==> flow/design.v <==
module convolver #(
    parameter N = 16,   
    parameter Q = 12,   
    parameter n = 416,  
    parameter k = 3,    
    parameter s = 1,    
    parameter NUM_MAC = 8  
)(
    input wire clk,
    input wire rst,
    input wire en,
    input wire [N-1:0] activation_in,
    input wire [(k*k*N)-1:0] weight, 
    input wire [N-1:0] batch_gamma,  
    input wire [N-1:0] batch_beta,   
    output wire [N-1:0] conv_out
);
    reg [N-1:0] line_buffer [(k-1)*n-1:0];
    wire [N-1:0] window_buffer [0:k*k-1];
    integer i;
    always @(posedge clk) begin
        if (rst) begin
            for (i = 0; i < (k-1)*n; i = i + 1) begin
                line_buffer[i] <= 0;
            end
        end else if (en) begin
            for (i = (k-1)*n-1; i > 0; i = i - 1) begin
                line_buffer[i] <= line_buffer[i-1];
            end
            line_buffer[0] <= activation_in;  
        end
    end
    genvar x, y;
    generate
        for (y = 0; y < k; y = y + 1) begin : window_row
            for (x = 0; x < k; x = x + 1) begin : window_col
                if (y == k-1) begin
                    assign window_buffer[y*k + x] = line_buffer[x];  
                end else begin
                    assign window_buffer[y*k + x] = line_buffer[y*n + x];
                end
            end
        end
    endgenerate
    reg [N-1:0] conv_temp;
    always @(*) begin
        conv_temp = 0;
        for (i = 0; i < k*k; i = i + 1) begin
            conv_temp = conv_temp + (($signed(window_buffer[i]) * $signed(weight[i*N +: N])) >>> Q);
        end
    end
    wire [N-1:0] bn_out;
    assign bn_out = (conv_temp * batch_gamma) + batch_beta;
    assign conv_out = (bn_out[N-1]) ? (bn_out >>> 3) : bn_out;  
endmodule
# From RTL to reports: convolver
# Module convolver before and after one edit of its RTL, step after step.
# "before" refers to lines of the RTL above, "after" to lines of the edited file.
# "diff": "after" minus "before" as printed here.
# Operators: Yosys type, input widths -> output width; for muxes data width and select width s.
# Cell names lack the library's common part.
# A cell with - has no value.
[inputs]
top = "convolver"
clk_port = "clk"
library = "sky130hd"
corner = "tt_025C_1v80"

# Edit of the RTL
# The edit as a unified diff against the file above.
# A script made this edit. It changes what the design does and was not meant as an optimisation.
# begin of diff
@@ -2,5 +2,5 @@
     parameter N = 16,   
     parameter Q = 12,   
-    parameter n = 416,  
+    parameter n = 208,  
     parameter k = 3,    
     parameter s = 1,    
# end of diff

# Word level
# Counts by Yosys on the flattened word-level netlist (proc, flatten, opt, wreduce). Print and check cells are left out. Cells with the same type and inputs are merged into one.
[word_totals]
columns = ["element", "before", "after", "diff"]
rows = [
  ["word_cells", 439, 231, -208],
  ["input_bits", 195, 195, 0],
  ["reg_bits", 6704, 3376, -3328],
]
[op_classes]
columns = ["element", "before", "after", "diff"]
rows = [
  ["n_addsub", 9, 9, 0],
  ["n_mul", 10, 10, 0],
  ["muxes", 1, 1, 0],
]
[ops]
columns = ["op", "before", "after", "diff"]
rows = [
  ["$mul 16x16->16", 9, 9, 0],
  ["$add 10x4->11", 1, 1, 0],
  ["$add 11x4->12", 1, 1, 0],
  ["$add 16x16->16", 1, 1, 0],
  ["$add 4x4->5", 1, 1, 0],
  ["$add 5x4->6", 1, 1, 0],
  ["$add 6x4->7", 1, 1, 0],
  ["$add 7x4->8", 1, 1, 0],
  ["$add 8x4->9", 1, 1, 0],
  ["$add 9x4->10", 1, 1, 0],
  ["$mul 12x16->16", 1, 1, 0],
  ["$mux 15", 1, 1, 0],
]

# Longest topological paths
# Yosys ltp: most cells in a row. Word level: on the elaborated netlist, between registers, memories and ports. Mapped: between sequential cells and ports; inverters and the memories' decode and read muxes count.
[depth]
columns = ["element", "before", "after", "diff"]
rows = [
  ["ltp_word", 12, 12, 0],
  ["ABC_AREA", "0", "0", "-"],
  ["depth_mapped", 54, 53, -1],
  ["depth_no_buf", 51, 51, 0],
]

# Synthesis result
# The flow's flattened synthesis, as Yosys stat reports it; memories are mapped. The netlist is that of the ABC_AREA named above (0 if unset); the other value can give another one.
[types]
columns = ["cell_type", "before", "after", "diff"]
rows = [
  ["dfxtp_1", 6704, 3376, -3328],
  ["mux2i_1", 6712, 3387, -3325],
  ["nor2_1", 6740, 3428, -3312],
  ["clkbuf_1", 1280, 749, -531],
  ["buf_1", 402, 196, -206],
  ["nand2_1", 789, 781, -8],
  ["nand4_1", 3, 11, 8],
  ["a21oi_1", 33, 26, -7],
  ["a21o_1", 13, 6, -7],
  ["o211a_1", 2, 9, 7],
  ["o31ai_1", 2, 9, 7],
  ["or3_1", 6, 0, -6],
  ["o22ai_1", 3, 9, 6],
  ["o21ai_0", 26, 31, 5],
  ["nand2b_1", 6, 11, 5],
  ["or2_2", 4, 9, 5],
  ["buf_2", 7, 3, -4],
  ["a41oi_1", 4, 0, -4],
]
# Not every row of either side is listed.
[synth_totals]
columns = ["element", "before", "after", "diff"]
rows = [
  ["buf_cells", 1691, 950, -741],
  ["cell_count", 26138, 15411, -10727],
  ["ffs", 6704, 3376, -3328],
  ["synth_area_um2", 269988.9, 154702.1, -115286.8],
  ["sequential_area_um2", 134208.7, 67584.8, -66623.9],
]

# Timing after synthesis
# Path of least setup slack by OpenSTA after synthesis, without wires, with an ideal clock, recovery checks aside; 20% of the period is set as input and as output delay. Where synthesis merged equal registers, the netlist keeps one of their names.
[synth_timing]
columns = ["element", "before", "after", "diff"]
rows = [
  ["path_type", "input to output", "input to output", "-"],
  ["from", "input weight[129]", "input weight[81]", "-"],
  ["to", "output conv_out[11]", "output conv_out[10]", "-"],
  ["period_ns", 28.0, 28.0, 0.0],
  ["t_required_ns", 22.400, 22.400, 0.000],
  ["slack_ns", 4.268, 4.435, 0.167],
  ["t_first_pin_ns", 5.600, 5.600, 0.000],
  ["arrival_ns", 18.132, 17.965, -0.167],
  ["delay_ns", 12.532, 12.365, -0.167],
  ["path_stages", 47, 46, -1],
  ["path_buffers", 3, 3, 0],
  ["period_less_setup_slack_ns", 23.732, 23.565, -0.167],
]
# "delay_ns" is the arrival time less input delay plus setup time.
# A path that ends at an output port has no setup time.
# "path_stages": output pins that drive a net of the path, with the launching flip-flop's if there is one; two outputs of one cell count as two.
# "period_less_setup_slack_ns" = period - worst setup slack (recovery checks aside). The figure is calculated, with input and output delays left at 20% of the set period.
# The rows between start and end are the longest chain of elaborated cells between them; the timing report does not say that the signal goes this way. Where chains are equally long, one stands for them.
# A line is the first line of the expression or statement that the cell stems from. Yosys adds cells for indexed reads and writes and turns some case tables into memories.
[synth_via_before]
cell_sequence = "clkbuf_1 -> nand2_1 -> fa_1 -> inv_1 -> fa_1 -> fa_1 -> inv_1 -> fa_1 -> inv_1 -> fa_1 -> fa_1 -> ha_1 -> o21ai_0 -> nor2_1 -> o2bb2ai_1 -> a311oi_1 -> o21ai_0 -> xnor2_1 -> [11 not listed] -> nand2_1 -> fa_1 -> fa_1 -> inv_1 -> fa_1 -> fa_1 -> inv_1 -> fa_1 -> inv_1 -> ha_1 -> or3_1 -> a31oi_1 -> nor2b_1 -> a21oi_1 -> o21ai_2 -> xnor2_4 -> buf_6 -> mux2i_1"
elab_chain_len = 5
cells_between = 5
cone_lines = 3
[synth_rtl_before]
columns = ["element", "line", "text"]
rows = [
  ["start, declared", 13, "input wire [(k*k*N)-1:0] weight,"],
  ["$mul 16x16->16", 49, "conv_temp = conv_temp + (($signed(window_buffer[i]) * $signed(weight[i*N +: N])) >>> Q);"],
  ["$add 11x4->12", 49, ""],
  ["$mul 12x16->16", 53, "assign bn_out = (conv_temp * batch_gamma) + batch_beta;"],
  ["$add 16x16->16", 53, ""],
  ["$mux 15", 54, "assign conv_out = (bn_out[N-1]) ? (bn_out >>> 3) : bn_out;"],
  ["end, declared", 16, "output wire [N-1:0] conv_out"],
]
[synth_via_after]
cell_sequence = "clkbuf_1 -> nand2_1 -> fa_1 -> inv_1 -> fa_1 -> inv_1 -> fa_1 -> inv_1 -> fa_1 -> inv_1 -> fa_1 -> fa_1 -> inv_1 -> ha_1 -> inv_1 -> o31ai_1 -> o22ai_1 -> xor2_1 -> [10 not listed] -> clkbuf_1 -> nand2_1 -> fa_1 -> fa_1 -> inv_1 -> fa_1 -> fa_1 -> inv_1 -> fa_1 -> inv_1 -> ha_1 -> o21a_1 -> o2111a_1 -> a221oi_1 -> o21ai_0 -> xnor2_4 -> buf_6 -> mux2i_1"
elab_chain_len = 8
cells_between = 8
cone_lines = 3
[synth_rtl_after]
columns = ["element", "line", "text"]
rows = [
  ["start, declared", 13, "input wire [(k*k*N)-1:0] weight,"],
  ["$mul 16x16->16", 49, "conv_temp = conv_temp + (($signed(window_buffer[i]) * $signed(weight[i*N +: N])) >>> Q);"],
  ["$add 8x4->9", 49, ""],
  ["$add 9x4->10", 49, ""],
  ["$add 10x4->11", 49, ""],
  ["$add 11x4->12", 49, ""],
  ["$mul 12x16->16", 53, "assign bn_out = (conv_temp * batch_gamma) + batch_beta;"],
  ["$add 16x16->16", 53, ""],
  ["$mux 15", 54, "assign conv_out = (bn_out[N-1]) ? (bn_out >>> 3) : bn_out;"],
  ["end, declared", 16, "output wire [N-1:0] conv_out"],
]

# Timing after layout
# Path of least setup slack in the final report of each run of set A (OpenROAD, finished layout, wires in). Where an end is a register, its clock arrival counts in the times.
[layout_timing]
columns = ["element", "before", "after", "diff"]
rows = [
  ["path_type", "input to output", "input to output", "-"],
  ["from", "input weight[50]", "input weight[65]", "-"],
  ["to", "output conv_out[7]", "output conv_out[0]", "-"],
  ["t_required_ns", 20.80, 20.80, 0.00],
  ["path_buffers", 3, 2, -1],
  ["arrival_ns", 19.94, 19.85, -0.09],
  ["slack_ns", 0.86, 0.95, 0.09],
  ["period_ns", 26.0, 26.0, 0.0],
  ["t_first_pin_ns", 5.20, 5.20, 0.00],
  ["path_stages", 45, 46, 1],
]
# The rows between start and end are the longest chain of elaborated cells between them; the timing report does not say that the signal goes this way. Where chains are equally long, one stands for them.
[layout_via_before]
cell_sequence = "clkdlybuf4s50_1 -> nand2_1 -> fa_1 -> fa_1 -> fa_1 -> fa_1 -> inv_1 -> fa_1 -> inv_1 -> fa_1 -> inv_1 -> ha_1 -> o21ai_0 -> o31ai_1 -> o22ai_1 -> xor2_1 -> buf_4 -> fa_1 -> [9 not listed] -> nand2_1 -> fa_1 -> fa_1 -> inv_1 -> fa_1 -> fa_1 -> inv_1 -> fa_1 -> inv_1 -> ha_1 -> or3_1 -> a31oi_1 -> nor2b_1 -> a21oi_1 -> o21ai_2 -> xnor2_4 -> mux2_2 -> clkdlybuf4s50_1"
elab_chain_len = 10
cells_between = 10
cone_lines = 3
[layout_rtl_before]
columns = ["element", "line", "text"]
rows = [
  ["start, declared", 13, "input wire [(k*k*N)-1:0] weight,"],
  ["$mul 16x16->16", 49, "conv_temp = conv_temp + (($signed(window_buffer[i]) * $signed(weight[i*N +: N])) >>> Q);"],
  ["$add 6x4->7", 49, ""],
  ["$add 7x4->8", 49, ""],
  ["$add 8x4->9", 49, ""],
  ["$add 9x4->10", 49, ""],
  ["$add 10x4->11", 49, ""],
  ["$add 11x4->12", 49, ""],
  ["$mul 12x16->16", 53, "assign bn_out = (conv_temp * batch_gamma) + batch_beta;"],
  ["$add 16x16->16", 53, ""],
  ["$mux 15", 54, "assign conv_out = (bn_out[N-1]) ? (bn_out >>> 3) : bn_out;"],
  ["end, declared", 16, "output wire [N-1:0] conv_out"],
]
[layout_via_after]
cell_sequence = "clkdlybuf4s50_1 -> nand2_1 -> fa_1 -> inv_1 -> fa_1 -> fa_1 -> fa_1 -> fa_1 -> inv_1 -> fa_1 -> inv_1 -> ha_1 -> inv_1 -> o31ai_1 -> o22ai_1 -> xor2_1 -> fa_1 -> inv_1 -> [10 not listed] -> and2_1 -> ha_1 -> inv_1 -> fa_1 -> inv_1 -> fa_1 -> fa_1 -> inv_1 -> fa_1 -> inv_1 -> ha_1 -> o21a_1 -> o2111a_1 -> a221oi_1 -> o21ai_0 -> xnor2_4 -> mux2_2 -> clkdlybuf4s50_1"
elab_chain_len = 9
cells_between = 9
cone_lines = 3
[layout_rtl_after]
columns = ["element", "line", "text"]
rows = [
  ["start, declared", 13, "input wire [(k*k*N)-1:0] weight,"],
  ["$mul 16x16->16", 49, "conv_temp = conv_temp + (($signed(window_buffer[i]) * $signed(weight[i*N +: N])) >>> Q);"],
  ["$add 7x4->8", 49, ""],
  ["$add 8x4->9", 49, ""],
  ["$add 9x4->10", 49, ""],
  ["$add 10x4->11", 49, ""],
  ["$add 11x4->12", 49, ""],
  ["$mul 12x16->16", 53, "assign bn_out = (conv_temp * batch_gamma) + batch_beta;"],
  ["$add 16x16->16", 53, ""],
  ["$mux 15", 54, "assign conv_out = (bn_out[N-1]) ? (bn_out >>> 3) : bn_out;"],
  ["end, declared", 16, "output wire [N-1:0] conv_out"],
]

# Flow runs
# Both versions went through the flow (Yosys, OpenROAD) with the same settings in each pair. Constraints: input delay and output delay 20% of the set period each, output load 0.01 pF.
[settings_set_A]
CORE_UTILIZATION = 45
PLACE_DENSITY = 0.6
period_ns = 26.0
CAP_MARGIN = 20
CORE_MARGIN = 2
SLEW_MARGIN = 20
[measured_set_A]
columns = ["element", "before", "after", "diff"]
rows = [
  ["cell_area_final_um2", 301062.0, 172111.0, -128951.0],
  ["worstSetupSlack_ns", 0.856, 0.954, 0.098],
  ["fin_tns_ns", 0.000, 0.000, 0.000],
  ["achieved_period_ns", 25.144, 25.046, -0.098],
  ["finalUtil_pct", 50.3, 50.3, 0.0],
  ["design.die.area_um2", 606187.0, 348490.0, -257697.0],
  ["yosys_chip_area_um2", 269988.9, 154702.1, -115286.8],
  ["worst_hold_slack_ns", 0.444, 0.433, -0.011],
]
[settings_set_B]
ABC_AREA = 1
CAP_MARGIN = 20
CELL_PAD_IN_SITES_GLOBAL_PLACEMENT = 1
CORE_ASPECT_RATIO = 1.4
CORE_MARGIN = 4
CORE_UTILIZATION = 25
MIN_ROUTING_LAYER = "met1"
PLACE_DENSITY_LB_ADDON = 0.06
period_ns = 45.9
SLEW_MARGIN = 20
[measured_set_B]
columns = ["element", "before", "after", "diff"]
rows = [
  ["cell_area_final_um2", 304257.0, 175786.0, -128471.0],
  ["worstSetupSlack_ns", 12.513, 12.807, 0.294],
  ["fin_tns_ns", 0.000, 0.000, 0.000],
  ["achieved_period_ns", 33.387, 33.093, -0.294],
  ["finalUtil_pct", 28.6, 28.6, 0.0],
  ["design.die.area_um2", 1082280.0, 629719.0, -452561.0],
  ["yosys_chip_area_um2", 266366.7, 154227.9, -112138.8],
  ["worst_hold_slack_ns", 0.422, 0.369, -0.053],
]
# "achieved_period_ns" is the run's clock period less its worst setup slack. It is reckoned from that one timing run; input and output delays stay at 20% of the period that was set.
